==> flow/design.v <==
`timescale 1ns / 1ps
module adder_1bit(a, b, ci, s, co);
	input wire a,b,ci;
	output wire s,co;
	and (c1,a,b), (c2,b,ci), (c3,a,ci);
	xor (s1,a,b), (s,s1,ci);
	or (co,c1,c2,c3);
endmodule
`timescale 1ns / 1ps
module adder_32bits(A, B, Ctr, S, Co,Cy);
	parameter size=32;
   input [size:1] A;
   input [size:1] B;
   input Ctr;
   output [size:1] S;
   output Co;
	output Cy;
	wire[size-1:1]  Ctemp;
	wire[size:1]    Bo;
	assign Bo={32{Ctr}}^B;
adder_1bit 	A1(.a(A[1]),.b(Bo[1]),.ci(Ctr),.s(S[1]),.co(Ctemp[1])),
		A2(A[2],Bo[2],Ctemp[1],S[2],Ctemp[2]),
		A3(A[3],Bo[3],Ctemp[2],S[3],Ctemp[3]),
		A4(A[4],Bo[4],Ctemp[3],S[4],Ctemp[4]),
		A5(A[5],Bo[5],Ctemp[4],S[5],Ctemp[5]),
		A6(A[6],Bo[6],Ctemp[5],S[6],Ctemp[6]),
		A7(A[7],Bo[7],Ctemp[6],S[7],Ctemp[7]),
		A8(A[8],Bo[8],Ctemp[7],S[8],Ctemp[8]),
		A9(A[9],Bo[9],Ctemp[8],S[9],Ctemp[9]),
		A10(A[10],Bo[10],Ctemp[9],S[10],Ctemp[10]),
		A11(A[11],Bo[11],Ctemp[10],S[11],Ctemp[11]),
		A12(A[12],Bo[12],Ctemp[11],S[12],Ctemp[12]),
		A13(A[13],Bo[13],Ctemp[12],S[13],Ctemp[13]),
		A14(A[14],Bo[14],Ctemp[13],S[14],Ctemp[14]),
		A15(A[15],Bo[15],Ctemp[14],S[15],Ctemp[15]),
		A16(A[16],Bo[16],Ctemp[15],S[16],Ctemp[16]),
		A17(A[17],Bo[17],Ctemp[16],S[17],Ctemp[17]),
		A18(A[18],Bo[18],Ctemp[17],S[18],Ctemp[18]),
		A19(A[19],Bo[19],Ctemp[18],S[19],Ctemp[19]),
		A20(A[20],Bo[20],Ctemp[19],S[20],Ctemp[20]),
		A21(A[21],Bo[21],Ctemp[20],S[21],Ctemp[21]),
		A22(A[22],Bo[22],Ctemp[21],S[22],Ctemp[22]),
		A23(A[23],Bo[23],Ctemp[22],S[23],Ctemp[23]),
		A24(A[24],Bo[24],Ctemp[23],S[24],Ctemp[24]),
		A25(A[25],Bo[25],Ctemp[24],S[25],Ctemp[25]),
		A26(A[26],Bo[26],Ctemp[25],S[26],Ctemp[26]),
		A27(A[27],Bo[27],Ctemp[26],S[27],Ctemp[27]),
		A28(A[28],Bo[28],Ctemp[27],S[28],Ctemp[28]),
		A29(A[29],Bo[29],Ctemp[28],S[29],Ctemp[29]),
		A30(A[30],Bo[30],Ctemp[29],S[30],Ctemp[30]),
		A31(A[31],Bo[31],Ctemp[30],S[31],Ctemp[31]),
		A32(A[32],Bo[32],Ctemp[31],S[32],Co);
		assign Cy=(!(A[32]^Bo[32]))*(A[32]^S[32]);
endmodule
module mul_32_32_64(clk, rst, start, a, b, out, idle);
   input clk;
   input rst;
   input start;
   input [31:0] a, b;
   output reg [63:0] out;
   output idle;
   reg [63:0]        out_r;
   parameter START = 1'b0, CALC = 1'b1;
   reg [4:0]         count;
   reg               state;
   reg               last;
   wire [33:0]       tmp_sum;
   wire [33:0]       a_ext;
   wire [33:0]       addend;
   wire [2:0]        booth;
   assign idle = (state == START);
   assign a_ext = {{2{a[31]}}, a};
   assign booth = {out_r[1:0], last};
   assign addend = (booth[1] ^ booth[0]) ? a_ext : {a_ext[32:0], 1'b0} & {34{booth[2] ^ booth[0]}};
   assign tmp_sum = {{2{out_r[63]}}, out_r[63:32]} + (addend ^ {34{booth[2]}}) + {33'b0, booth[2]};
   always @(posedge clk) begin
      if (rst) begin
         state <= START;
         count <= 5'b00000;
      end else begin
      case (state)
        START: begin
           if (start) begin
              out_r <= {32'b0, b};
              last <= 1'b0;
              count <= 5'b00000;
              state <= CALC;
           end
        end
        CALC: begin
           if (~count[4]) begin
              count <= count + 1;
              out_r[63:30] <= tmp_sum[33:0];
              out_r[29:0] <= out_r[31:2];
              last <= out_r[1];
           end  
           else begin
              out <= out_r;
              state <= START;
              count <= 5'b00000;
           end
        end  
        default:;
      endcase  
      end
   end  
endmodule  
module div_64_32_32(clk, rst, start, a, b, quo, mod, idle);
   input clk;
   input rst;
   input start;
   input [63:0] a;
   input [31:0] b;
   output reg [31:0] quo, mod;
   output idle;
   reg [31:0]        quo_r;
   reg [33:0]        mod_r;
   parameter START = 2'b00, CALC = 2'b01, FIN = 2'b11;
   reg [1:0]         state;
   reg [4:0]         count;
   wire [33:0]       b_ext;
   wire [33:0]       tmp_sum;
   reg               op;
   assign idle = (state == START);
   assign b_ext = {2'b00, b};
   assign tmp_sum = mod_r + (b_ext ^ {34{op}}) + {33'b0, op};
   always @(posedge clk) begin
      if (rst) begin
         state <= START;
         count <= 5'b00000;
      end else begin
      case (state)
        START: begin
           if (start) begin
              mod_r <= {1'b0, a[63:31]};
              quo_r <= {a[30:0], 1'b0};
              op <= 1;     
              count <= 5'b00000;
              state <= CALC;
           end
        end
        CALC: begin
           if (count != 5'b11111) begin
              mod_r <= {tmp_sum[32:0], quo_r[31]};
              quo_r <= {quo_r[30:0], ~tmp_sum[33]};
              op <= ~tmp_sum[33];
              count <= count + 1;
           end
           else begin
              quo_r <= {quo_r[30:0], ~tmp_sum[33]};
              mod_r <= tmp_sum[33] ? tmp_sum + b_ext : tmp_sum;
              state <= FIN;
              count <= 5'b00000;
           end
        end
        FIN: begin
           quo <= quo_r;
           mod <= mod_r[31:0];
           state <= START;
           count <= 5'b00000;
        end
        default: state <= START;
      endcase  
      end
   end  
endmodule  
module int_calc(clk, rst, start, A, B, done, int_add, int_sub, int_mul, int_div, int_mod, addCo, addCy, subCo, subCy);
   input clk;
   input rst;
   input start;
   input [63:0] A;
   input [31:0] B;
   output done;
   output [31:0] int_add;
   output [31:0] int_sub;
   output [63:0] int_mul;
   output [31:0] int_div;
   output [31:0] int_mod;
	output addCo;
	output addCy;
	output subCo;
	output subCy;
   reg [31:0] a_r;
   reg [31:0] b_r;
   reg        busy;
   wire       mul_idle;
   wire       div_idle;
   assign done = busy & mul_idle & div_idle;
   always @(posedge clk) begin
      if (start) begin
         a_r <= A[31:0];
         b_r <= B;
      end
      if (rst) busy <= 1'b0;
      else if (start) busy <= 1'b1;
      else if (done) busy <= 1'b0;
   end
   adder_32bits adder(.A(a_r),
                      .B(b_r),
                      .Ctr(1'b0),
                      .S(int_add),
                      .Co(addCo),
                      .Cy(addCy));
   adder_32bits suber(.A(a_r),
                      .B(b_r),
                      .Ctr(1'b1),
                      .S(int_sub),
                      .Co(subCo),
                      .Cy(subCy));
   mul_32_32_64 muler(.clk(clk),
                      .rst(rst),
                      .start(start),
                      .a(a_r),
                      .b(B),
                      .out(int_mul),
                      .idle(mul_idle));
   div_64_32_32 diver(.clk(clk),
                      .rst(rst),
                      .start(start),
                      .a(A),
                      .b(b_r),
                      .quo(int_div),
                      .mod(int_mod),
                      .idle(div_idle));
endmodule  
Ticket comment

-- Tool chain data of int_calc
Module int_calc before and after one edit of its RTL, step after step.
"before" refers to lines of the RTL above, "after" to lines of the edited file.
"difference" is "after" less "before", of the values as shown; "rel. change" is that difference over "before", in percent.
The mark n/a stands for no value.
- design top: int_calc
- clock input: clk
- cell library: sky130hd
- timing corner: tt_025C_1v80

-- Edit of the RTL
Unified diff, file above to edited file.
The edited RTL no longer does the same as the RTL above: the edit was made by script, with no optimisation intended.
begin of diff
@@ -51,5 +51,5 @@
 		A31(A[31],Bo[31],Ctemp[30],S[31],Ctemp[31]),
 		A32(A[32],Bo[32],Ctemp[31],S[32],Co);
-		assign Cy=(!(A[32]^Bo[32]))*(A[32]^S[32]);
+		assign Cy=(!(A[32]^Bo[32]))*(A[32]|S[32]);
 endmodule
 module mul_32_32_64(clk, rst, start, a, b, out, idle);
end of diff

-- Elaborated design
Source: Yosys, flattened and elaborated, memories not mapped. Widths are those after wreduce. Registers that Yosys merges into a memory's read port (data or address) are not register bits. Print and check cells do not count. Equal cells are merged and count once.
- word-level totals (item ; before ; after ; difference ; rel. change (%)):
    elaborated cells ; 532 ; 532 ; 0 ; 0.00
    output and inout bits ; 197 ; 197 ; 0 ; 0.00
    bits in registers ; 338 ; 338 ; 0 ; 0.00
- cells by class (item ; before ; after ; difference ; rel. change (%)):
    reductions and logical operators ; 13 ; 13 ; 0 ; 0.00
    multiplexer cells ; 32 ; 32 ; 0 ; 0.00
    add/subtract/negate cells ; 7 ; 7 ; 0 ; 0.00
    equal/unequal tests ; 8 ; 8 ; 0 ; 0.00
    multiply operators ; 2 ; 2 ; 0 ; 0.00
    bitwise gates (word level) ; 454 ; 454 ; 0 ; 0.00
- operator list (operator ; before ; after ; difference ; rel. change (%)):
    1-bit XOR ; 130 ; 128 ; -2 ; -1.54
    1-bit OR ; 126 ; 128 ; +2 ; +1.59
Operator kinds equal on both sides are left out: 36.

-- Longest topological paths
Longest topological path by Yosys (ltp), each cell counted once; first at word level (registers and memories cut), then after technology mapping (sequential cells cut; the memories' decode and read muxes count).
- logic depth (item ; before ; after ; difference ; rel. change (%)):
    depth after elaboration ; 97 ; 97 ; 0 ; 0.00
    ABC_AREA ; 0 ; 0 ; n/a ; n/a
    gate-level depth with buffers ; 36 ; 36 ; 0 ; 0.00
    mapped depth without buffers ; 36 ; 36 ; 0 ; 0.00

-- Mapped cells and area
Source: synth_stat.txt of the flow (Yosys; design flattened, memories mapped). It holds for the ABC_AREA given above (unset counts as 0); a run with the other value may have another netlist.
- mapped netlist (item ; before ; after ; difference ; rel. change (%)):
    cells in the netlist ; 1827 ; 1769 ; -58 ; -3.17
    sequential part of the area (µm²) ; 10029.6 ; 10029.6 ; 0.0 ; 0.00
    cell area after synthesis (µm²) ; 20711.1 ; 20622.3 ; -88.8 ; -0.43
    buffer cells ; 131 ; 135 ; +4 ; +3.05
    mapped flip-flops ; 339 ; 339 ; 0 ; 0.00
- cells by type (type ; before ; after ; difference ; rel. change (%)):
    sky130_fd_sc_hd__nand2_1 ; 94 ; 56 ; -38 ; -40.43
    sky130_fd_sc_hd__nor2_1 ; 168 ; 140 ; -28 ; -16.67
    sky130_fd_sc_hd__a221o_1 ; 1 ; 19 ; +18 ; +1800.00
    sky130_fd_sc_hd__and2_1 ; 14 ; 30 ; +16 ; +114.29
    sky130_fd_sc_hd__clkbuf_1 ; 43 ; 55 ; +12 ; +27.91
    sky130_fd_sc_hd__o211ai_1 ; 16 ; 5 ; -11 ; -68.75
    sky130_fd_sc_hd__xnor2_1 ; 44 ; 52 ; +8 ; +18.18
    sky130_fd_sc_hd__o31ai_1 ; 11 ; 3 ; -8 ; -72.73
    sky130_fd_sc_hd__o21a_1 ; 17 ; 10 ; -7 ; -41.18
    sky130_fd_sc_hd__a211oi_1 ; 16 ; 9 ; -7 ; -43.75
    sky130_fd_sc_hd__nor2b_1 ; 11 ; 18 ; +7 ; +63.64
    sky130_fd_sc_hd__mux2i_1 ; 18 ; 24 ; +6 ; +33.33
    sky130_fd_sc_hd__a31oi_1 ; 17 ; 11 ; -6 ; -35.29
    sky130_fd_sc_hd__buf_1 ; 14 ; 8 ; -6 ; -42.86
    sky130_fd_sc_hd__and3_1 ; 11 ; 17 ; +6 ; +54.55
    sky130_fd_sc_hd__or3_1 ; 10 ; 4 ; -6 ; -60.00
    sky130_fd_sc_hd__and4_1 ; 1 ; 7 ; +6 ; +600.00
    sky130_fd_sc_hd__nand3_1 ; 26 ; 21 ; -5 ; -19.23
Cell types equal on both sides are left out: 16.
Not every row of either side is listed.
By module: a second synthesis without flattening, with its own total; a netlist apart from the flattened one above.
- second synthesis, totals (item ; before ; after ; difference ; rel. change (%)):
    cells (unflattened synthesis) ; 1862 ; 1860 ; -2 ; -0.11
    area total of the unflattened synthesis (µm²) ; 21365.5 ; 21295.4 ; -70.1 ; -0.33
Each row is one instance without its submodules.
- by module, before (module ; cells ; instances ; sequential area (µm²) ; area (µm²)):
    div_64_32_32 ; 857 ; 1 ; 4093.9 ; 9150.0
    mul_32_32_64 ; 793 ; 1 ; 3993.8 ; 8204.1
    int_calc ; 70 ; 1 ; 1941.9 ; 1974.4
    adder_1bit ; 1 ; 64 ; 0.0 ; 20.0
    adder_32bits ; 39 ; 2 ; 0.0 ; 377.9
- by module, after (module ; cells ; instances ; sequential area (µm²) ; area (µm²)):
    div_64_32_32 ; 857 ; 1 ; 4093.9 ; 9150.0
    mul_32_32_64 ; 793 ; 1 ; 3993.8 ; 8204.1
    int_calc ; 70 ; 1 ; 1941.9 ; 1974.4
    adder_1bit ; 1 ; 64 ; 0.0 ; 20.0
    adder_32bits ; 38 ; 2 ; 0.0 ; 342.8

-- Timing after synthesis
Path of least setup slack by OpenSTA after synthesis, without wires, with an ideal clock, recovery checks aside; 20% of the period is set as input and as output delay. Where synthesis merged equal registers, the netlist keeps one of their names.
- timing post-synthesis (item ; before ; after ; difference ; rel. change (%)):
    kind ; register to output ; register to output ; n/a ; n/a
    start point ; register a_r[0] ; register b_r[0] ; n/a ; n/a
    end point ; output port addCy ; output port addCy ; n/a ; n/a
    path buffers ; 0 ; 0 ; 0 ; n/a
    delay of the path (ps) ; 15043 ; 15071 ; +28 ; +0.19
    arrival (ps) ; 15043 ; 15071 ; +28 ; +0.19
    path slack (ps) ; 1757 ; 1729 ; -28 ; n/a
    external output delay (ps) ; 4200 ; 4200 ; 0 ; 0.00
    stages ; 36 ; 35 ; -1 ; -2.78
    time at the first pin (ps) ; 0 ; 0 ; 0 ; n/a
    required time (ps) ; 16800 ; 16800 ; 0 ; 0.00
    clock period (ps) ; 21000 ; 21000 ; 0 ; 0.00
    synthesis period reached (ps) ; 19243 ; 19271 ; +28 ; +0.15
"delay of the path" is the arrival time less input delay plus setup time.
At an output port there is no setup time.
"stages": output pins that drive a net of the path, with the launching flip-flop's if there is one; two outputs of one cell count as two.
"synthesis period reached" = period - worst setup slack (recovery checks aside). The figure is calculated, with input and output delays left at 20% of the set period.
The rows between start and end are the longest chain of elaborated cells between them; the timing report does not say that the signal goes this way. Where chains are equally long, one stands for them.
Each line given opens the expression or statement behind the cell; cells for indexed reads and writes are added by Yosys, which also makes memories of some case tables.
Between the ends, post-synthesis, before:
- cell sequence: sky130_fd_sc_hd__edfxtp_1 -> sky130_fd_sc_hd__ha_1 -> sky130_fd_sc_hd__fa_1 -> sky130_fd_sc_hd__fa_1 -> sky130_fd_sc_hd__fa_1 -> sky130_fd_sc_hd__fa_1 -> sky130_fd_sc_hd__fa_1 -> sky130_fd_sc_hd__fa_1 -> sky130_fd_sc_hd__fa_1 -> sky130_fd_sc_hd__fa_1 -> sky130_fd_sc_hd__fa_1 -> sky130_fd_sc_hd__fa_1 -> sky130_fd_sc_hd__fa_1 -> sky130_fd_sc_hd__fa_1 -> sky130_fd_sc_hd__fa_1 -> sky130_fd_sc_hd__fa_1 -> sky130_fd_sc_hd__fa_1 -> sky130_fd_sc_hd__fa_1 -> sky130_fd_sc_hd__fa_1 -> sky130_fd_sc_hd__fa_1 -> sky130_fd_sc_hd__fa_1 -> sky130_fd_sc_hd__fa_1 -> sky130_fd_sc_hd__fa_1 -> sky130_fd_sc_hd__fa_1 -> sky130_fd_sc_hd__fa_1 -> sky130_fd_sc_hd__fa_1 -> sky130_fd_sc_hd__fa_1 -> sky130_fd_sc_hd__fa_1 -> sky130_fd_sc_hd__fa_1 -> sky130_fd_sc_hd__fa_1 -> sky130_fd_sc_hd__fa_1 -> sky130_fd_sc_hd__fa_1 -> sky130_fd_sc_hd__inv_1 -> sky130_fd_sc_hd__fa_1 -> sky130_fd_sc_hd__xnor2_1 -> sky130_fd_sc_hd__and2_1
- cells in the longest elaborated chain at 94
- noted elaborated cells on any way between the ends: 124
- RTL lines, path post-synthesis, before (item ; line ; source):
    start, declared ; 183 ; reg [31:0] a_r;
    start, assigned ; 191 ; a_r <= A[31:0];
    1-bit AND (2 in a row) ; 5 ; and (c1,a,b), (c2,b,ci), (c3,a,ci);
    1-bit OR (2 in a row) ; 7 ; or (co,c1,c2,c3);
    1-bit AND ; 5 ;
    1-bit OR (2 in a row) ; 7 ;
    1-bit AND ; 5 ;
    1-bit OR (2 in a row) ; 7 ;
    1-bit AND ; 5 ;
    (+74 left out) ; n/a ;
    1-bit AND ; 5 ;
    1-bit OR (2 in a row) ; 7 ;
    1-bit AND ; 5 ;
    1-bit OR (2 in a row) ; 7 ;
    1-bit XOR ; 6 ; xor (s1,a,b), (s,s1,ci);
    1-bit XOR ; 53 ; assign Cy=(!(A[32]^Bo[32]))*(A[32]^S[32]);
    1-bit by 1-bit multiplier with 1-bit output ; 53 ;
    end, declared ; 180 ; output addCy;
Between the ends, post-synthesis, after:
- cell sequence: sky130_fd_sc_hd__edfxtp_1 -> sky130_fd_sc_hd__ha_1 -> sky130_fd_sc_hd__fa_1 -> sky130_fd_sc_hd__fa_1 -> sky130_fd_sc_hd__fa_1 -> sky130_fd_sc_hd__fa_1 -> sky130_fd_sc_hd__fa_1 -> sky130_fd_sc_hd__fa_1 -> sky130_fd_sc_hd__fa_1 -> sky130_fd_sc_hd__fa_1 -> sky130_fd_sc_hd__fa_1 -> sky130_fd_sc_hd__fa_1 -> sky130_fd_sc_hd__fa_1 -> sky130_fd_sc_hd__fa_1 -> sky130_fd_sc_hd__fa_1 -> sky130_fd_sc_hd__fa_1 -> sky130_fd_sc_hd__fa_1 -> sky130_fd_sc_hd__fa_1 -> sky130_fd_sc_hd__fa_1 -> sky130_fd_sc_hd__fa_1 -> sky130_fd_sc_hd__fa_1 -> sky130_fd_sc_hd__fa_1 -> sky130_fd_sc_hd__fa_1 -> sky130_fd_sc_hd__fa_1 -> sky130_fd_sc_hd__fa_1 -> sky130_fd_sc_hd__fa_1 -> sky130_fd_sc_hd__fa_1 -> sky130_fd_sc_hd__fa_1 -> sky130_fd_sc_hd__fa_1 -> sky130_fd_sc_hd__fa_1 -> sky130_fd_sc_hd__fa_1 -> sky130_fd_sc_hd__fa_1 -> sky130_fd_sc_hd__inv_1 -> sky130_fd_sc_hd__fa_1 -> sky130_fd_sc_hd__a21boi_0
- cells in the longest elaborated chain at 94
- noted elaborated cells on any way between the ends: 124
- RTL lines, path post-synthesis, after (item ; line ; source):
    start, declared ; 184 ; reg [31:0] b_r;
    start, assigned ; 192 ; b_r <= B;
    1-bit AND (2 in a row) ; 5 ; and (c1,a,b), (c2,b,ci), (c3,a,ci);
    1-bit OR (2 in a row) ; 7 ; or (co,c1,c2,c3);
    1-bit AND ; 5 ;
    1-bit OR (2 in a row) ; 7 ;
    1-bit AND ; 5 ;
    1-bit OR (2 in a row) ; 7 ;
    1-bit AND ; 5 ;
    (+74 left out) ; n/a ;
    1-bit AND ; 5 ;
    1-bit OR (2 in a row) ; 7 ;
    1-bit AND ; 5 ;
    1-bit OR (2 in a row) ; 7 ;
    1-bit XOR ; 6 ; xor (s1,a,b), (s,s1,ci);
    1-bit OR ; 53 ; assign Cy=(!(A[32]^Bo[32]))*(A[32]|S[32]);
    1-bit by 1-bit multiplier with 1-bit output ; 53 ;
    end, declared ; 180 ; output addCy;

-- Path in the finished layout
Path of least setup slack in the final report of the runs of pair 1 (OpenROAD, finished layout, wires in). Where an end is a register, its clock arrival counts in the times.
The path's times are printed in steps of 10 ps; the period is the one set.
- timing after layout (item ; before ; after ; difference ; rel. change (%)):
    kind ; register to output ; register to output ; n/a ; n/a
    start point ; register b_r[0] ; register b_r[0] ; n/a ; n/a
    end point ; output port int_add[31] ; output port int_add[31] ; n/a ; n/a
    clock period (ps) ; 21000 ; 21000 ; 0 ; 0.00
    time at the first pin (ps) ; 560 ; 560 ; 0 ; 0.00
    external output delay (ps) ; 4200 ; 4200 ; 0 ; 0.00
    path slack (ps) ; 1900 ; 1930 ; +30 ; n/a
    arrival (ps) ; 14900 ; 14870 ; -30 ; -0.20
    required time (ps) ; 16800 ; 16800 ; 0 ; 0.00
    stages ; 37 ; 36 ; -1 ; -2.70
    path buffers ; 2 ; 1 ; -1 ; -50.00
The rows between start and end are the longest chain of elaborated cells between them; the timing report does not say that the signal goes this way. Where chains are equally long, one stands for them.
Between the ends, after layout, before:
- cell sequence: sky130_fd_sc_hd__edfxtp_1 -> sky130_fd_sc_hd__buf_4 -> sky130_fd_sc_hd__ha_1 -> sky130_fd_sc_hd__fa_2 -> sky130_fd_sc_hd__fa_2 -> sky130_fd_sc_hd__fa_2 -> sky130_fd_sc_hd__fa_2 -> sky130_fd_sc_hd__fa_2 -> sky130_fd_sc_hd__fa_2 -> sky130_fd_sc_hd__fa_2 -> sky130_fd_sc_hd__fa_2 -> sky130_fd_sc_hd__fa_2 -> sky130_fd_sc_hd__fa_2 -> sky130_fd_sc_hd__fa_2 -> sky130_fd_sc_hd__fa_2 -> sky130_fd_sc_hd__fa_2 -> sky130_fd_sc_hd__fa_1 -> sky130_fd_sc_hd__fa_2 -> sky130_fd_sc_hd__fa_2 -> sky130_fd_sc_hd__fa_1 -> sky130_fd_sc_hd__fa_2 -> sky130_fd_sc_hd__fa_2 -> sky130_fd_sc_hd__fa_2 -> sky130_fd_sc_hd__fa_2 -> sky130_fd_sc_hd__fa_2 -> sky130_fd_sc_hd__fa_2 -> sky130_fd_sc_hd__fa_2 -> sky130_fd_sc_hd__fa_2 -> sky130_fd_sc_hd__fa_2 -> sky130_fd_sc_hd__fa_2 -> sky130_fd_sc_hd__fa_2 -> sky130_fd_sc_hd__fa_1 -> sky130_fd_sc_hd__fa_1 -> sky130_fd_sc_hd__inv_1 -> sky130_fd_sc_hd__fa_1 -> sky130_fd_sc_hd__inv_1 -> sky130_fd_sc_hd__clkdlybuf4s50_1
- cells in the longest elaborated chain at 92
- noted elaborated cells on any way between the ends: 122
- RTL lines, path after layout, before (item ; line ; source):
    start, declared ; 184 ; reg [31:0] b_r;
    start, assigned ; 192 ; b_r <= B;
    1-bit AND (2 in a row) ; 5 ; and (c1,a,b), (c2,b,ci), (c3,a,ci);
    1-bit OR (2 in a row) ; 7 ; or (co,c1,c2,c3);
    1-bit AND ; 5 ;
    1-bit OR (2 in a row) ; 7 ;
    1-bit AND ; 5 ;
    1-bit OR (2 in a row) ; 7 ;
    1-bit AND ; 5 ;
    (+71 left out) ; n/a ;
    1-bit AND ; 5 ;
    1-bit OR (2 in a row) ; 7 ;
    1-bit AND ; 5 ;
    1-bit OR (2 in a row) ; 7 ;
    1-bit AND ; 5 ;
    1-bit OR (2 in a row) ; 7 ;
    1-bit XOR ; 6 ; xor (s1,a,b), (s,s1,ci);
    end, declared ; 174 ; output [31:0] int_add;
Between the ends, after layout, after:
- cell sequence: sky130_fd_sc_hd__edfxtp_1 -> sky130_fd_sc_hd__ha_1 -> sky130_fd_sc_hd__fa_1 -> sky130_fd_sc_hd__fa_2 -> sky130_fd_sc_hd__fa_2 -> sky130_fd_sc_hd__fa_2 -> sky130_fd_sc_hd__fa_2 -> sky130_fd_sc_hd__fa_2 -> sky130_fd_sc_hd__fa_2 -> sky130_fd_sc_hd__fa_1 -> sky130_fd_sc_hd__fa_2 -> sky130_fd_sc_hd__fa_2 -> sky130_fd_sc_hd__fa_2 -> sky130_fd_sc_hd__fa_1 -> sky130_fd_sc_hd__fa_2 -> sky130_fd_sc_hd__fa_2 -> sky130_fd_sc_hd__fa_2 -> sky130_fd_sc_hd__fa_2 -> sky130_fd_sc_hd__fa_2 -> sky130_fd_sc_hd__fa_2 -> sky130_fd_sc_hd__fa_2 -> sky130_fd_sc_hd__fa_2 -> sky130_fd_sc_hd__fa_2 -> sky130_fd_sc_hd__fa_2 -> sky130_fd_sc_hd__fa_2 -> sky130_fd_sc_hd__fa_1 -> sky130_fd_sc_hd__fa_2 -> sky130_fd_sc_hd__fa_2 -> sky130_fd_sc_hd__fa_2 -> sky130_fd_sc_hd__fa_2 -> sky130_fd_sc_hd__fa_2 -> sky130_fd_sc_hd__fa_1 -> sky130_fd_sc_hd__inv_1 -> sky130_fd_sc_hd__fa_1 -> sky130_fd_sc_hd__inv_1 -> sky130_fd_sc_hd__clkdlybuf4s50_1
- cells in the longest elaborated chain at 92
- noted elaborated cells on any way between the ends: 122
- RTL lines, path after layout, after (item ; line ; source):
    start, declared ; 184 ; reg [31:0] b_r;
    start, assigned ; 192 ; b_r <= B;
    1-bit AND (2 in a row) ; 5 ; and (c1,a,b), (c2,b,ci), (c3,a,ci);
    1-bit OR (2 in a row) ; 7 ; or (co,c1,c2,c3);
    1-bit AND ; 5 ;
    1-bit OR (2 in a row) ; 7 ;
    1-bit AND ; 5 ;
    1-bit OR (2 in a row) ; 7 ;
    1-bit AND ; 5 ;
    (+71 left out) ; n/a ;
    1-bit AND ; 5 ;
    1-bit OR (2 in a row) ; 7 ;
    1-bit AND ; 5 ;
    1-bit OR (2 in a row) ; 7 ;
    1-bit AND ; 5 ;
    1-bit OR (2 in a row) ; 7 ;
    1-bit XOR ; 6 ; xor (s1,a,b), (s,s1,ci);
    end, declared ; 174 ; output [31:0] int_add;

-- Flow runs
Runs of the flow (Yosys, OpenROAD) on both versions; the two runs of a pair have the same settings. The constraints put input and output delay at 20% of the set period each and load the outputs with 0.01 pF.
Flow settings, pair 1:
- CORE_UTILIZATION: 40
- SETUP_SLACK_MARGIN at 1.5
- period_ns at 21.0
- noted CAP_MARGIN: 20
- CORE_MARGIN at 2
- SLEW_MARGIN: 20
- results, pair 1 (item ; before ; after ; difference ; rel. change (%)):
    smallest hold slack (ps) ; 442 ; 440 ; -2 ; n/a
    chip area after synthesis (Yosys) (µm²) ; 20711.1 ; 20622.3 ; -88.8 ; -0.43
    area of the die (µm²) ; 53613.1 ; 53388.7 ; -224.4 ; -0.42
    post-route utilization (%) ; 49.5 ; 49.5 ; 0.0 ; n/a
    clock period reached (ps) ; 19104 ; 19068 ; -36 ; -0.19
    total power after layout (uW) ; 2346 ; 2347 ; +1 ; +0.04
    worst setup slack after layout (ps) ; 1896 ; 1932 ; +36 ; n/a
    standard-cell area after routing (µm²) ; 25388.1 ; 25289.3 ; -98.8 ; -0.39
    total negative slack (ps) ; 0 ; 0 ; 0 ; n/a
Flow settings, pair 2:
- ABC_AREA: 1
- CELL_PAD_IN_SITES_GLOBAL_PLACEMENT: 0
- noted CORE_ASPECT_RATIO: 1.08
- CORE_UTILIZATION: 64
- noted GPL_ROUTABILITY_DRIVEN: 0
- HOLD_SLACK_MARGIN at 0.28
- MAX_ROUTING_LAYER: met5
- MIN_ROUTING_LAYER: met1
- noted PLACE_DENSITY_LB_ADDON: 0.11
- SETUP_SLACK_MARGIN at 3.8
- period_ns at 14.9
- noted CAP_MARGIN: 20
- CORE_MARGIN at 2
- SLEW_MARGIN: 20
- results, pair 2 (item ; before ; after ; difference ; rel. change (%)):
    smallest hold slack (ps) ; 438 ; 445 ; +7 ; n/a
    chip area after synthesis (Yosys) (µm²) ; 21973.6 ; 22187.5 ; +213.9 ; +0.97
    area of the die (µm²) ; 35832.9 ; 36174.2 ; +341.3 ; +0.95
    post-route utilization (%) ; 78.2 ; 78.0 ; -0.2 ; n/a
    clock period reached (ps) ; 16521 ; 16516 ; -5 ; -0.03
    total power after layout (uW) ; 3582 ; 3538 ; -44 ; -1.23
    worst setup slack after layout (ps) ; -1621 ; -1616 ; +5 ; n/a
    standard-cell area after routing (µm²) ; 26431.6 ; 26517.9 ; +86.3 ; +0.33
    total negative slack (ps) ; -12105 ; -12546 ; -441 ; n/a
By "clock period reached" is meant the clock period of the run minus its worst setup slack. This is arithmetic on one report: input and output delays are still those of the set period (20% each).
By "total power after layout" is meant OpenSTA's value without simulated activity: inputs other than the clock are taken to toggle once in ten clock periods, and the tool carries that through the logic.
